==> flow/design.v <==
module timer_peripheral (
    input wire clk,
    input wire reset_n,
    input wire [15:0] addr,
    input wire [31:0] data_in,
    output reg [31:0] data_out,
    input wire write_enable,
    input wire read_enable,
    output reg interrupt,
    input wire interrupt_ack,
    output wire ready,
    output wire [7:0] timer_count
);
    reg [7:0] count_reg;
    reg [7:0] load_value;
    reg timer_enable;
    reg interrupt_enable;
    reg interrupt_flag;
    reg [15:0] prescaler;
    reg [15:0] prescaler_counter;
    localparam TIMER_COUNT_REG = 16'h0000;   
    localparam TIMER_LOAD_REG  = 16'h0004;   
    localparam TIMER_CTRL_REG  = 16'h0008;   
    localparam TIMER_CLEAR_REG = 16'h000C;   
    localparam TIMER_STATUS_REG = 16'h0010;  
    assign ready = 1'b1;
    assign timer_count = count_reg;
    always @(posedge clk or negedge reset_n) begin
        if (!reset_n) begin
            count_reg <= 8'h0F;            
            load_value <= 8'h0F;
            timer_enable <= 1'b1;          
            interrupt_enable <= 1'b1;      
            interrupt_flag <= 1'b0;
            prescaler <= 16'h00FF;         
            prescaler_counter <= 16'h0000;
            interrupt <= 1'b0;
            data_out <= 32'h00000000;
        end else begin
            if (timer_enable) begin
                if (prescaler_counter >= prescaler) begin
                    prescaler_counter <= 16'h0000;
                    if (count_reg == 8'h00) begin
                        interrupt_flag <= 1'b1;
                        if (interrupt_enable) begin
                            interrupt <= 1'b1;
                        end
                        count_reg <= load_value;  
                    end else begin
                        count_reg <= count_reg - 1'b1;
                    end
                end else begin
                    prescaler_counter <= prescaler_counter + 1'b1;
                end
            end
            if (interrupt_ack) begin
                interrupt <= 1'b0;
                interrupt_flag <= 1'b0;
            end
            if (read_enable) begin
                case (addr)
                    TIMER_COUNT_REG: begin
                        data_out <= {24'h000000, count_reg};
                    end
                    TIMER_LOAD_REG: begin
                        data_out <= {24'h000000, load_value};
                    end
                    TIMER_CTRL_REG: begin
                        data_out <= {30'h00000000, interrupt_enable, timer_enable};
                    end
                    TIMER_STATUS_REG: begin
                        data_out <= {31'h00000000, interrupt_flag};
                    end
                    default: begin
                        data_out <= 32'h00000000;
                    end
                endcase
            end else if (write_enable) begin
                case (addr)
                    TIMER_LOAD_REG: begin
                        load_value <= data_in[7:0];
                    end
                    TIMER_CTRL_REG: begin
                        timer_enable <= data_in[0];
                        interrupt_enable <= data_in[1];
                    end
                    TIMER_CLEAR_REG: begin
                        if (data_in[0]) begin
                            interrupt <= 1'b0;
                            interrupt_flag <= 1'b0;
                        end
                    end
                    default: begin
                    end
                endcase
                data_out <= 32'h00000000;
            end else begin
                data_out <= 32'h00000000;
            end
        end
    end
endmodule
module led_gpio_peripheral (
    input wire clk,
    input wire reset_n,
    input wire [15:0] addr,
    input wire [31:0] data_in,
    output reg [31:0] data_out,
    input wire write_enable,
    input wire read_enable,
    output reg [7:0] led_out,
    output wire ready
);
    reg [7:0] led_data_reg;
    reg [7:0] led_direction_reg;   
    reg [7:0] led_input_reg;       
    localparam LED_DATA_REG = 16'h0000;       
    localparam LED_DIR_REG  = 16'h0004;       
    localparam LED_INPUT_REG = 16'h0008;      
    assign ready = 1'b1;
    always @(posedge clk or negedge reset_n) begin
        if (!reset_n) begin
            led_data_reg <= 8'h00;
            led_direction_reg <= 8'hFF;     
            led_out <= 8'h00;
            data_out <= 32'h00000000;
            led_input_reg <= 8'h00;
        end else begin
            led_out <= led_data_reg & led_direction_reg;
            if (read_enable) begin
                case (addr)
                    LED_DATA_REG: begin
                        data_out <= {24'h000000, led_data_reg};
                    end
                    LED_DIR_REG: begin
                        data_out <= {24'h000000, led_direction_reg};
                    end
                    LED_INPUT_REG: begin
                        data_out <= {24'h000000, led_out};
                    end
                    default: begin
                        data_out <= 32'h00000000;
                    end
                endcase
            end else if (write_enable) begin
                case (addr)
                    LED_DATA_REG: begin
                        led_data_reg <= data_in[7:0];
                    end
                    LED_DIR_REG: begin
                        led_direction_reg <= data_in[7:0];
                    end
                    default: begin
                    end
                endcase
                data_out <= 32'h00000000;
            end else begin
                data_out <= 32'h00000000;
            end
        end
    end
endmodule
module memory_peripheral (
    input wire clk,
    input wire reset_n,
    input wire [15:0] addr,
    input wire [31:0] data_in,
    output reg [31:0] data_out,
    input wire write_enable,
    input wire read_enable,
    output wire ready
);
    reg [31:0] ram_memory [0:63];
    reg [5:0] ram_addr;
    integer i;   
    assign ready = 1'b1;
    always @(*) begin
        ram_addr = addr[7:2];   
    end
    always @(posedge clk or negedge reset_n) begin
        if (!reset_n) begin
            data_out <= 32'h00000000;
            for (i = 0; i < 64; i = i + 1) begin
                ram_memory[i] <= 32'h00000000;
            end
        end else begin
            if (write_enable) begin
                ram_memory[ram_addr] <= data_in;
                data_out <= 32'h00000000;   
            end else if (read_enable) begin
                data_out <= ram_memory[ram_addr];
            end else begin
                data_out <= 32'h00000000;
            end
        end
    end
    wire [31:0] mem_loc_0 = ram_memory[0];
    wire [31:0] mem_loc_1 = ram_memory[1];
    wire [31:0] mem_loc_2 = ram_memory[2];
    wire [31:0] mem_loc_3 = ram_memory[3];
endmodule
module soc_top (
    input wire clk,
    input wire reset_n,
    input wire [31:0] cpu_addr,
    input wire [31:0] cpu_data_out,
    input wire cpu_write_enable,
    input wire cpu_read_enable,
    input wire cpu_interrupt_ack,
    output wire [31:0] cpu_data_in,
    output wire [7:0] led_out,
    output wire timer_interrupt,
    output wire [7:0] timer_count,
    output wire [31:0] ram_data_out,
    output wire [7:0] ram_addr_debug
);
    wire timer_select;
    wire led_select;
    wire ram_select;
    wire [31:0] timer_data_out;
    wire timer_ready;
    wire [31:0] led_data_out;
    wire led_ready;
    wire [31:0] ram_data_out_int;
    wire ram_ready;
    assign timer_select = (cpu_addr[31:16] == 16'h4000);   
    assign led_select   = (cpu_addr[31:16] == 16'h4001);   
    assign ram_select   = (cpu_addr[31:16] == 16'h2000);   
    assign cpu_data_in = timer_select ? timer_data_out :
                        led_select   ? led_data_out :
                        ram_select   ? ram_data_out_int :
                        32'h00000000;
    timer_peripheral timer_inst (
        .clk(clk),
        .reset_n(reset_n),
        .addr(cpu_addr[15:0]),
        .data_in(cpu_data_out),
        .data_out(timer_data_out),
        .write_enable(cpu_write_enable & timer_select),
        .read_enable(cpu_read_enable & timer_select),
        .interrupt(timer_interrupt),
        .interrupt_ack(cpu_interrupt_ack),
        .ready(timer_ready),
        .timer_count(timer_count)
    );
    led_gpio_peripheral led_inst (
        .clk(clk),
        .reset_n(reset_n),
        .addr(cpu_addr[15:0]),
        .data_in(cpu_data_out),
        .data_out(led_data_out),
        .write_enable(cpu_write_enable & led_select),
        .read_enable(cpu_read_enable & led_select),
        .led_out(led_out),
        .ready(led_ready)
    );
    memory_peripheral ram_inst (
        .clk(clk),
        .reset_n(reset_n),
        .addr(cpu_addr[15:0]),
        .data_in(cpu_data_out),
        .data_out(ram_data_out_int),
        .write_enable(cpu_write_enable & ram_select),
        .read_enable(cpu_read_enable & ram_select),
        .ready(ram_ready)
    );
    assign ram_data_out = ram_data_out_int;
    assign ram_addr_debug = cpu_addr[7:0];
endmodule
# [Reports on soc_top]
# Tool output for the design above before and after an edit, in the order of the flow.
# "orig" refers to lines of the RTL above, "edited" to lines of the edited file.
# "change" is "edited" less "orig", of the values as shown; "change_rel_pct" is that difference over "orig", in percent.
# Operators: Yosys type, input widths -> output width; for muxes data width and select width s.
# Library cell names are shortened.
# A cell with -- has no value.
[inputs] top_module="soc_top" clock="clk" lib="sky130hd" corner="tt_025C_1v80"

# [Edit of the RTL]
# Unified diff, file above to edited file.
# The edited RTL no longer does the same as the RTL above: the edit was made by script, with no optimisation intended.
# begin of diff
@@ -244,4 +244,7 @@
         .timer_count(timer_count)
     );
+    wire [7:0] led_out_a, led_out_b;
+    wire led_ready_a, led_ready_b;
+    wire [31:0] led_data_out_a, led_data_out_b;
     led_gpio_peripheral led_inst (
         .clk(clk),
@@ -249,10 +252,17 @@
         .addr(cpu_addr[15:0]),
         .data_in(cpu_data_out),
-        .data_out(led_data_out),
+        .data_out(led_data_out_a),
         .write_enable(cpu_write_enable & led_select),
         .read_enable(cpu_read_enable & led_select),
-        .led_out(led_out),
-        .ready(led_ready)
+        .led_out(led_out_a),
+        .ready(led_ready_a)
     );
+    led_gpio_peripheral led_inst_twin (.clk(clk), .reset_n(reset_n), .addr(cpu_addr[15:0]),
+        .data_in(cpu_data_out), .data_out(led_data_out_b),
+        .write_enable(cpu_write_enable & led_select), .read_enable(~(cpu_read_enable & led_select)),
+        .led_out(led_out_b), .ready(led_ready_b));
+    assign led_out = led_out_a ^ led_out_b;
+    assign led_ready = led_ready_a ^ led_ready_b;
+    assign led_data_out = led_data_out_a ^ led_data_out_b;
     memory_peripheral ram_inst (
         .clk(clk),
# end of diff

# [Word level]
# Source: Yosys, flattened and elaborated. Widths are those after wreduce. Registers that Yosys merges into a memory's read port (data or address) are not register bits. Print and check cells do not count. Equal cells are merged and count once.
[op_classes] item="n_logic" orig=9 edited=12 change=3 change_rel_pct=33.33
[op_classes] item="compare" orig=1 edited=1 change=0 change_rel_pct=0.00
[op_classes] item="reduce_logical" orig=72 edited=74 change=2 change_rel_pct=2.78
[op_classes] item="n_eq" orig=70 edited=70 change=0 change_rel_pct=0.00
[op_classes] item="add_sub_neg" orig=2 edited=2 change=0 change_rel_pct=0.00
[op_classes] item="mux" orig=29 edited=31 change=2 change_rel_pct=6.90
[op_table] op="$reduce_and 3->1" orig=4 edited=6 change=2 change_rel_pct=50.00
[op_table] op="$mux 32" orig=7 edited=8 change=1 change_rel_pct=14.29
[op_table] op="$and 8x8->8" orig=1 edited=2 change=1 change_rel_pct=100.00
[op_table] op="$pmux 8 s3" orig=1 edited=2 change=1 change_rel_pct=100.00
[op_table] op="$xor 32x32->32" orig=0 edited=1 change=1
[op_table] op="$xor 8x8->8" orig=0 edited=1 change=1
[op_table] op="$reduce_and 2->1" orig=65 edited=65 change=0 change_rel_pct=0.00
[op_table] op="$eq 6x6->1 const B" orig=32 edited=32 change=0 change_rel_pct=0.00
[op_table] op="$mux 1" orig=17 edited=17 change=0 change_rel_pct=0.00
[op_table] op="$eq 6x5->1 const B" orig=16 edited=16 change=0 change_rel_pct=0.00
[op_table] op="$eq 6x4->1 const B" orig=8 edited=8 change=0 change_rel_pct=0.00
[op_table] op="$and 1x1->1" orig=6 edited=6 change=0 change_rel_pct=0.00
[op_table] op="$eq 6x3->1 const B" orig=4 edited=4 change=0 change_rel_pct=0.00
[op_table] op="$eq 16x15->1 const B" orig=2 edited=2 change=0 change_rel_pct=0.00
[op_table] op="$eq 16x4->1 const B" orig=2 edited=2 change=0 change_rel_pct=0.00
[op_table] op="$eq 6x2->1 const B" orig=2 edited=2 change=0 change_rel_pct=0.00
[op_table] op="$not 1->1" orig=2 edited=2 change=0 change_rel_pct=0.00
[op_table] op="$add 16x1->16 const B" orig=1 edited=1 change=0 change_rel_pct=0.00
[op_table] op="$eq 16x14->1 const B" orig=1 edited=1 change=0 change_rel_pct=0.00
[op_table] op="$eq 16x3->1 const B" orig=1 edited=1 change=0 change_rel_pct=0.00
[op_table] op="$eq 16x5->1 const B" orig=1 edited=1 change=0 change_rel_pct=0.00
[op_table] op="$eq 6x1->1 const B" orig=1 edited=1 change=0 change_rel_pct=0.00
[op_table] op="$ge 16x8->1 const B" orig=1 edited=1 change=0 change_rel_pct=0.00
[op_table] op="$logic_not 16->1" orig=1 edited=1 change=0 change_rel_pct=0.00
[op_table] op="$logic_not 6->1" orig=1 edited=1 change=0 change_rel_pct=0.00
[op_table] op="$logic_not 8->1" orig=1 edited=1 change=0 change_rel_pct=0.00
[op_table] op="$mux 16" orig=1 edited=1 change=0 change_rel_pct=0.00
[op_table] op="$mux 8" orig=1 edited=1 change=0 change_rel_pct=0.00
# Not every row of either side is listed.
[bits] item="reg_bits" orig=2204 edited=2260 change=56 change_rel_pct=2.54
[bits] item="inputBits" orig=69 edited=69 change=0 change_rel_pct=0.00
[bits] item="output_inout_bits" orig=89 edited=89 change=0 change_rel_pct=0.00
[bits] item="word_cells" orig=260 edited=271 change=11 change_rel_pct=4.23

# [Longest topological paths]
# Yosys ltp: most cells in a row. Word level: on the elaborated netlist, between registers, memories and ports. Mapped: between sequential cells and ports; inverters and the memories' decode and read muxes count.
[depth] item="ltp_word" orig=9 edited=9 change=0 change_rel_pct=0.00
[depth] item="ABC_AREA" orig="0" edited="0"
[depth] item="mapped_depth" orig=11 edited=12 change=1 change_rel_pct=9.09
[depth] item="ltp_nobuf" orig=7 edited=7 change=0 change_rel_pct=0.00

# [After synthesis]
# Source: synth_stat.txt of the flow (Yosys; design flattened, memories mapped). It holds for the ABC_AREA given above (unset counts as 0); a run with the other value may have another netlist.
[types] type="nand3_1" orig=78 edited=255 change=177 change_rel_pct=226.92
[types] type="and3_1" orig=136 edited=298 change=162 change_rel_pct=119.12
[types] type="a22oi_1" orig=790 edited=666 change=-124 change_rel_pct=-15.70
[types] type="mux2i_1" orig=63 edited=5 change=-58 change_rel_pct=-92.06
[types] type="a2bb2oi_1" orig=47 edited=0 change=-47 change_rel_pct=-100.00
[types] type="a2111oi_0" orig=42 edited=88 change=46 change_rel_pct=109.52
[types] type="buf_1" orig=76 edited=32 change=-44 change_rel_pct=-57.89
[types] type="buf_2" orig=253 edited=293 change=40 change_rel_pct=15.81
[types] type="and2_1" orig=82 edited=46 change=-36 change_rel_pct=-43.90
[types] type="nor3_2" orig=2 edited=38 change=36 change_rel_pct=1800.00
[types] type="clkbuf_1" orig=354 edited=323 change=-31 change_rel_pct=-8.76
[types] type="mux2_1" orig=1800 edited=1826 change=26 change_rel_pct=1.44
[types] type="dfrtp_1" orig=2138 edited=2162 change=24 change_rel_pct=1.12
[types] type="buf_6" orig=1 edited=23 change=22 change_rel_pct=2200.00
[types] type="nor3_1" orig=19 edited=38 change=19 change_rel_pct=100.00
[types] type="buf_4" orig=16 edited=35 change=19 change_rel_pct=118.75
[types] type="or4_1" orig=8 edited=26 change=18 change_rel_pct=225.00
[types] type="nor4_1" orig=56 edited=41 change=-15 change_rel_pct=-26.79
# Not every row of either side is listed.
[synth_totals] item="ffs" orig=2156 edited=2188 change=32 change_rel_pct=1.48
[synth_totals] item="n_buf" orig=700 edited=708 change=8 change_rel_pct=1.14
[synth_totals] item="cell_count" orig=6860 edited=7153 change=293 change_rel_pct=4.27
[synth_totals] item="seq_area_um2" orig=53974.3 edited=54785.0 change=810.7 change_rel_pct=1.50
[synth_totals] item="area_um2" orig=93603.5 edited=96279.8 change=2676.3 change_rel_pct=2.86
# By module: a second synthesis without flattening, with its own total; a netlist apart from the flattened one above.
[hier_totals] item="hier_cells" orig=7106 edited=7319 change=213 change_rel_pct=3.00
[hier_totals] item="area_unflattened_um2" orig=95711.8 edited=97872.6 change=2160.8 change_rel_pct=2.26
# Rows give one instance, submodules left out.
[modules_orig] mod="memory_peripheral" area_um2=90815.8 instances=1 cells=6595 mod_seq_area_um2=52049.9
[modules_orig] mod="timer_peripheral" area_um2=2312.2 instances=1 cells=231 mod_seq_area_um2=1113.6
[modules_orig] mod="led_gpio_peripheral" area_um2=1561.5 instances=1 cells=133 mod_seq_area_um2=810.8
[modules_orig] mod="soc_top" area_um2=1022.2 instances=1 cells=147 mod_seq_area_um2=0.0
[modules_edited] mod="memory_peripheral" area_um2=90815.8 instances=1 cells=6595 mod_seq_area_um2=52049.9
[modules_edited] mod="led_gpio_peripheral" area_um2=1561.5 instances=2 cells=133 mod_seq_area_um2=810.8
[modules_edited] mod="timer_peripheral" area_um2=2344.7 instances=1 cells=237 mod_seq_area_um2=1113.6
[modules_edited] mod="soc_top" area_um2=1589.0 instances=1 cells=221 mod_seq_area_um2=0.0

# [Path before layout]
# Source: OpenSTA report_checks on the synthesized netlist (no wires, ideal clock, input and output delay 20% of the period each), path of least setup slack; recovery checks are left aside. Register names are those of the netlist, which keeps one name where synthesis merged equal registers.
[synth_timing] item="kind" orig="input -> output" edited="input -> output"
[synth_timing] item="from" orig="in cpu_addr[22]" edited="in cpu_addr[17]"
[synth_timing] item="to" orig="out cpu_data_in[2]" edited="out cpu_data_in[0]"
[synth_timing] item="slack_ns" orig=4.645 edited=4.583 change=-0.062
[synth_timing] item="t_arrival_ns" orig=3.355 edited=3.417 change=0.062 change_rel_pct=1.85
[synth_timing] item="output_delay_ns" orig=2.000 edited=2.000 change=0.000 change_rel_pct=0.00
[synth_timing] item="path_stages" orig=6 edited=5 change=-1 change_rel_pct=-16.67
[synth_timing] item="in_delay_ns" orig=2.000 edited=2.000 change=0.000 change_rel_pct=0.00
[synth_timing] item="n_path_buf" orig=1 edited=1 change=0 change_rel_pct=0.00
[synth_timing] item="t_first_pin_ns" orig=2.000 edited=2.000 change=0.000 change_rel_pct=0.00
[synth_timing] item="path_delay_ns" orig=1.355 edited=1.417 change=0.062 change_rel_pct=4.58
[synth_timing] item="clock_period_ns" orig=10.0 edited=10.0 change=0.0 change_rel_pct=0.00
[synth_timing] item="t_required_ns" orig=8.000 edited=8.000 change=0.000 change_rel_pct=0.00
[synth_timing] item="period_less_setup_slack_ns" orig=5.355 edited=5.417 change=0.062 change_rel_pct=1.16
# "path_delay_ns" = arrival - input delay + setup time.
# A path that ends at an output port has no setup time.
# "path_stages": output pins that drive a net of the path, with the launching flip-flop's if there is one; two outputs of one cell count as two.
# "period_less_setup_slack_ns" is the clock period less the worst setup slack; recovery checks do not enter. This is arithmetic on one report: input and output delays are still those of the set period (20% each).
# Between the ends stands the longest chain of elaborated cells between them, by number of cells; it is not shown to be the way that was timed. Of several equally long chains one is given.
# Each line given opens the expression or statement behind the cell; cells for indexed reads and writes are added by Yosys, which also makes memories of some case tables.
[synth_via_orig] path_cell_list="nor4_1 > nand4b_1 > nor4_4 > clkbuf_1 > a222oi_1 > inv_1" elab_chain_cells=4 cells_between=6 lines_between=6 cone_classes="3 x eq/ne; 3 x mux"
[synth_lines_orig] item="from (decl)" line_no=205 rtl="input wire [31:0] cpu_addr,"
[synth_lines_orig] item="$eq 16x14->1" line_no=228 rtl="assign ram_select   = (cpu_addr[31:16] == 16'h2000);"
[synth_lines_orig] item="$mux 32" line_no=231 rtl="ram_select   ? ram_data_out_int :"
[synth_lines_orig] item="$mux 32" line_no=230 rtl="led_select   ? led_data_out :"
[synth_lines_orig] item="$mux 32" line_no=229 rtl="assign cpu_data_in = timer_select ? timer_data_out :"
[synth_lines_orig] item="to (decl)" line_no=210 rtl="output wire [31:0] cpu_data_in,"
[synth_via_edited] path_cell_list="nor4_1 > nand4_1 > or3b_2 > clkbuf_1 > o21ai_0" elab_chain_cells=4 cells_between=6 lines_between=6 cone_classes="3 x eq/ne; 3 x mux"
[synth_lines_edited] item="from (decl)" line_no=205 rtl="input wire [31:0] cpu_addr,"
[synth_lines_edited] item="$eq 16x14->1" line_no=228 rtl="assign ram_select   = (cpu_addr[31:16] == 16'h2000);"
[synth_lines_edited] item="$mux 32" line_no=231 rtl="ram_select   ? ram_data_out_int :"
[synth_lines_edited] item="$mux 32" line_no=230 rtl="led_select   ? led_data_out :"
[synth_lines_edited] item="$mux 32" line_no=229 rtl="assign cpu_data_in = timer_select ? timer_data_out :"
[synth_lines_edited] item="to (decl)" line_no=210 rtl="output wire [31:0] cpu_data_in,"

# [Worst path after layout]
# From the final timing report of the runs of set A: the path of least setup slack in the routed layout; clock arrival at registers is part of the times.
[layout_timing] item="kind" orig="input -> output" edited="input -> output"
[layout_timing] item="from" orig="in cpu_addr[22]" edited="in cpu_addr[22]"
[layout_timing] item="to" orig="out cpu_data_in[25]" edited="out cpu_data_in[11]"
[layout_timing] item="clock_period_ns" orig=10.0 edited=10.0 change=0.0 change_rel_pct=0.00
[layout_timing] item="n_path_buf" orig=3 edited=4 change=1 change_rel_pct=33.33
[layout_timing] item="t_required_ns" orig=8.00 edited=8.00 change=0.00 change_rel_pct=0.00
[layout_timing] item="t_arrival_ns" orig=5.25 edited=5.07 change=-0.18 change_rel_pct=-3.43
[layout_timing] item="slack_ns" orig=2.75 edited=2.93 change=0.18
[layout_timing] item="t_first_pin_ns" orig=2.00 edited=2.00 change=0.00 change_rel_pct=0.00
[layout_timing] item="path_stages" orig=7 edited=8 change=1 change_rel_pct=14.29
[layout_timing] item="output_delay_ns" orig=2.00 edited=2.00 change=0.00 change_rel_pct=0.00
[layout_timing] item="in_delay_ns" orig=2.00 edited=2.00 change=0.00 change_rel_pct=0.00
# Between the ends stands the longest chain of elaborated cells between them, by number of cells; it is not shown to be the way that was timed. Of several equally long chains one is given.
[layout_via_orig] path_cell_list="clkdlybuf4s50_1 > nor4_1 > nand4b_1 > nor4_4 > buf_4 > and2_1 > clkdlybuf4s50_1" elab_chain_cells=4 cells_between=6 lines_between=6 cone_classes="3 x eq/ne; 3 x mux"
[layout_lines_orig] item="from (decl)" line_no=205 rtl="input wire [31:0] cpu_addr,"
[layout_lines_orig] item="$eq 16x14->1" line_no=228 rtl="assign ram_select   = (cpu_addr[31:16] == 16'h2000);"
[layout_lines_orig] item="$mux 32" line_no=231 rtl="ram_select   ? ram_data_out_int :"
[layout_lines_orig] item="$mux 32" line_no=230 rtl="led_select   ? led_data_out :"
[layout_lines_orig] item="$mux 32" line_no=229 rtl="assign cpu_data_in = timer_select ? timer_data_out :"
[layout_lines_orig] item="to (decl)" line_no=210 rtl="output wire [31:0] cpu_data_in,"
[layout_via_edited] path_cell_list="clkdlybuf4s50_1 > nor4_1 > nand4_1 > nor4b_4 > buf_4 > buf_4 > and2_1 > clkdlybuf4s50_1" elab_chain_cells=4 cells_between=6 lines_between=6 cone_classes="3 x eq/ne; 3 x mux"
[layout_lines_edited] item="from (decl)" line_no=205 rtl="input wire [31:0] cpu_addr,"
[layout_lines_edited] item="$eq 16x14->1" line_no=228 rtl="assign ram_select   = (cpu_addr[31:16] == 16'h2000);"
[layout_lines_edited] item="$mux 32" line_no=231 rtl="ram_select   ? ram_data_out_int :"
[layout_lines_edited] item="$mux 32" line_no=230 rtl="led_select   ? led_data_out :"
[layout_lines_edited] item="$mux 32" line_no=229 rtl="assign cpu_data_in = timer_select ? timer_data_out :"
[layout_lines_edited] item="to (decl)" line_no=210 rtl="output wire [31:0] cpu_data_in,"

# [Measured runs]
# Both versions went through the flow (Yosys, OpenROAD) with the same settings in each pair. Constraints: input delay and output delay 20% of the set period each, output load 0.01 pF.
[settings_set_A] CORE_UTILIZATION=35 PLACE_DENSITY=0.5 period_ns=10.0 CAP_MARGIN=20 CORE_MARGIN=2 SLEW_MARGIN=20
[results_set_A] item="post_synth_area_um2" orig=93603.5 edited=96279.8 change=2676.3 change_rel_pct=2.86
[results_set_A] item="period_less_ws_ns" orig=7.247 edited=7.066 change=-0.181 change_rel_pct=-2.50
[results_set_A] item="total_die_area_um2" orig=271592.0 edited=279296.0 change=7704.0 change_rel_pct=2.84
[results_set_A] item="ws_hold_ns" orig=0.482 edited=0.481 change=-0.001
[results_set_A] item="final_cell_area_um2" orig=106831.0 edited=110184.0 change=3353.0 change_rel_pct=3.14
[results_set_A] item="final_setup_ws_ns" orig=2.753 edited=2.934 change=0.181
[results_set_A] item="power.total_uw" orig=18149 edited=18475 change=326 change_rel_pct=1.80
[results_set_A] item="timing.setup.tns_ns" orig=0.000 edited=0.000 change=0.000
[settings_set_B] CELL_PAD_IN_SITES_GLOBAL_PLACEMENT=0 CORE_MARGIN=7 CORE_UTILIZATION=50 CTS_CLUSTER_SIZE=61 GPL_ROUTABILITY_DRIVEN=0 HOLD_SLACK_MARGIN=0.0 MAX_ROUTING_LAYER="met5" MIN_ROUTING_LAYER="met1" PLACE_DENSITY_LB_ADDON=0.1 SETUP_SLACK_MARGIN=1.82 TNS_END_PERCENT=90 period_ns=8.27 CAP_MARGIN=20 SLEW_MARGIN=20
[results_set_B] item="post_synth_area_um2" orig=93603.5 edited=96279.8 change=2676.3 change_rel_pct=2.86
[results_set_B] item="period_less_ws_ns" orig=6.188 edited=6.244 change=0.056 change_rel_pct=0.90
[results_set_B] item="total_die_area_um2" orig=199519.0 edited=205041.0 change=5522.0 change_rel_pct=2.77
[results_set_B] item="ws_hold_ns" orig=0.479 edited=0.481 change=0.002
[results_set_B] item="final_cell_area_um2" orig=105382.0 edited=108540.0 change=3158.0 change_rel_pct=3.00
[results_set_B] item="final_setup_ws_ns" orig=2.082 edited=2.026 change=-0.056
[results_set_B] item="power.total_uw" orig=21753 edited=21896 change=143 change_rel_pct=0.66
[results_set_B] item="timing.setup.tns_ns" orig=0.000 edited=0.000 change=0.000
# By "period_less_ws_ns" is meant the clock period of the run minus its worst setup slack. This is arithmetic on one report: input and output delays are still those of the set period (20% each).
# "power.total_uw": no workload was simulated; the value follows from the tool's default switching activity.
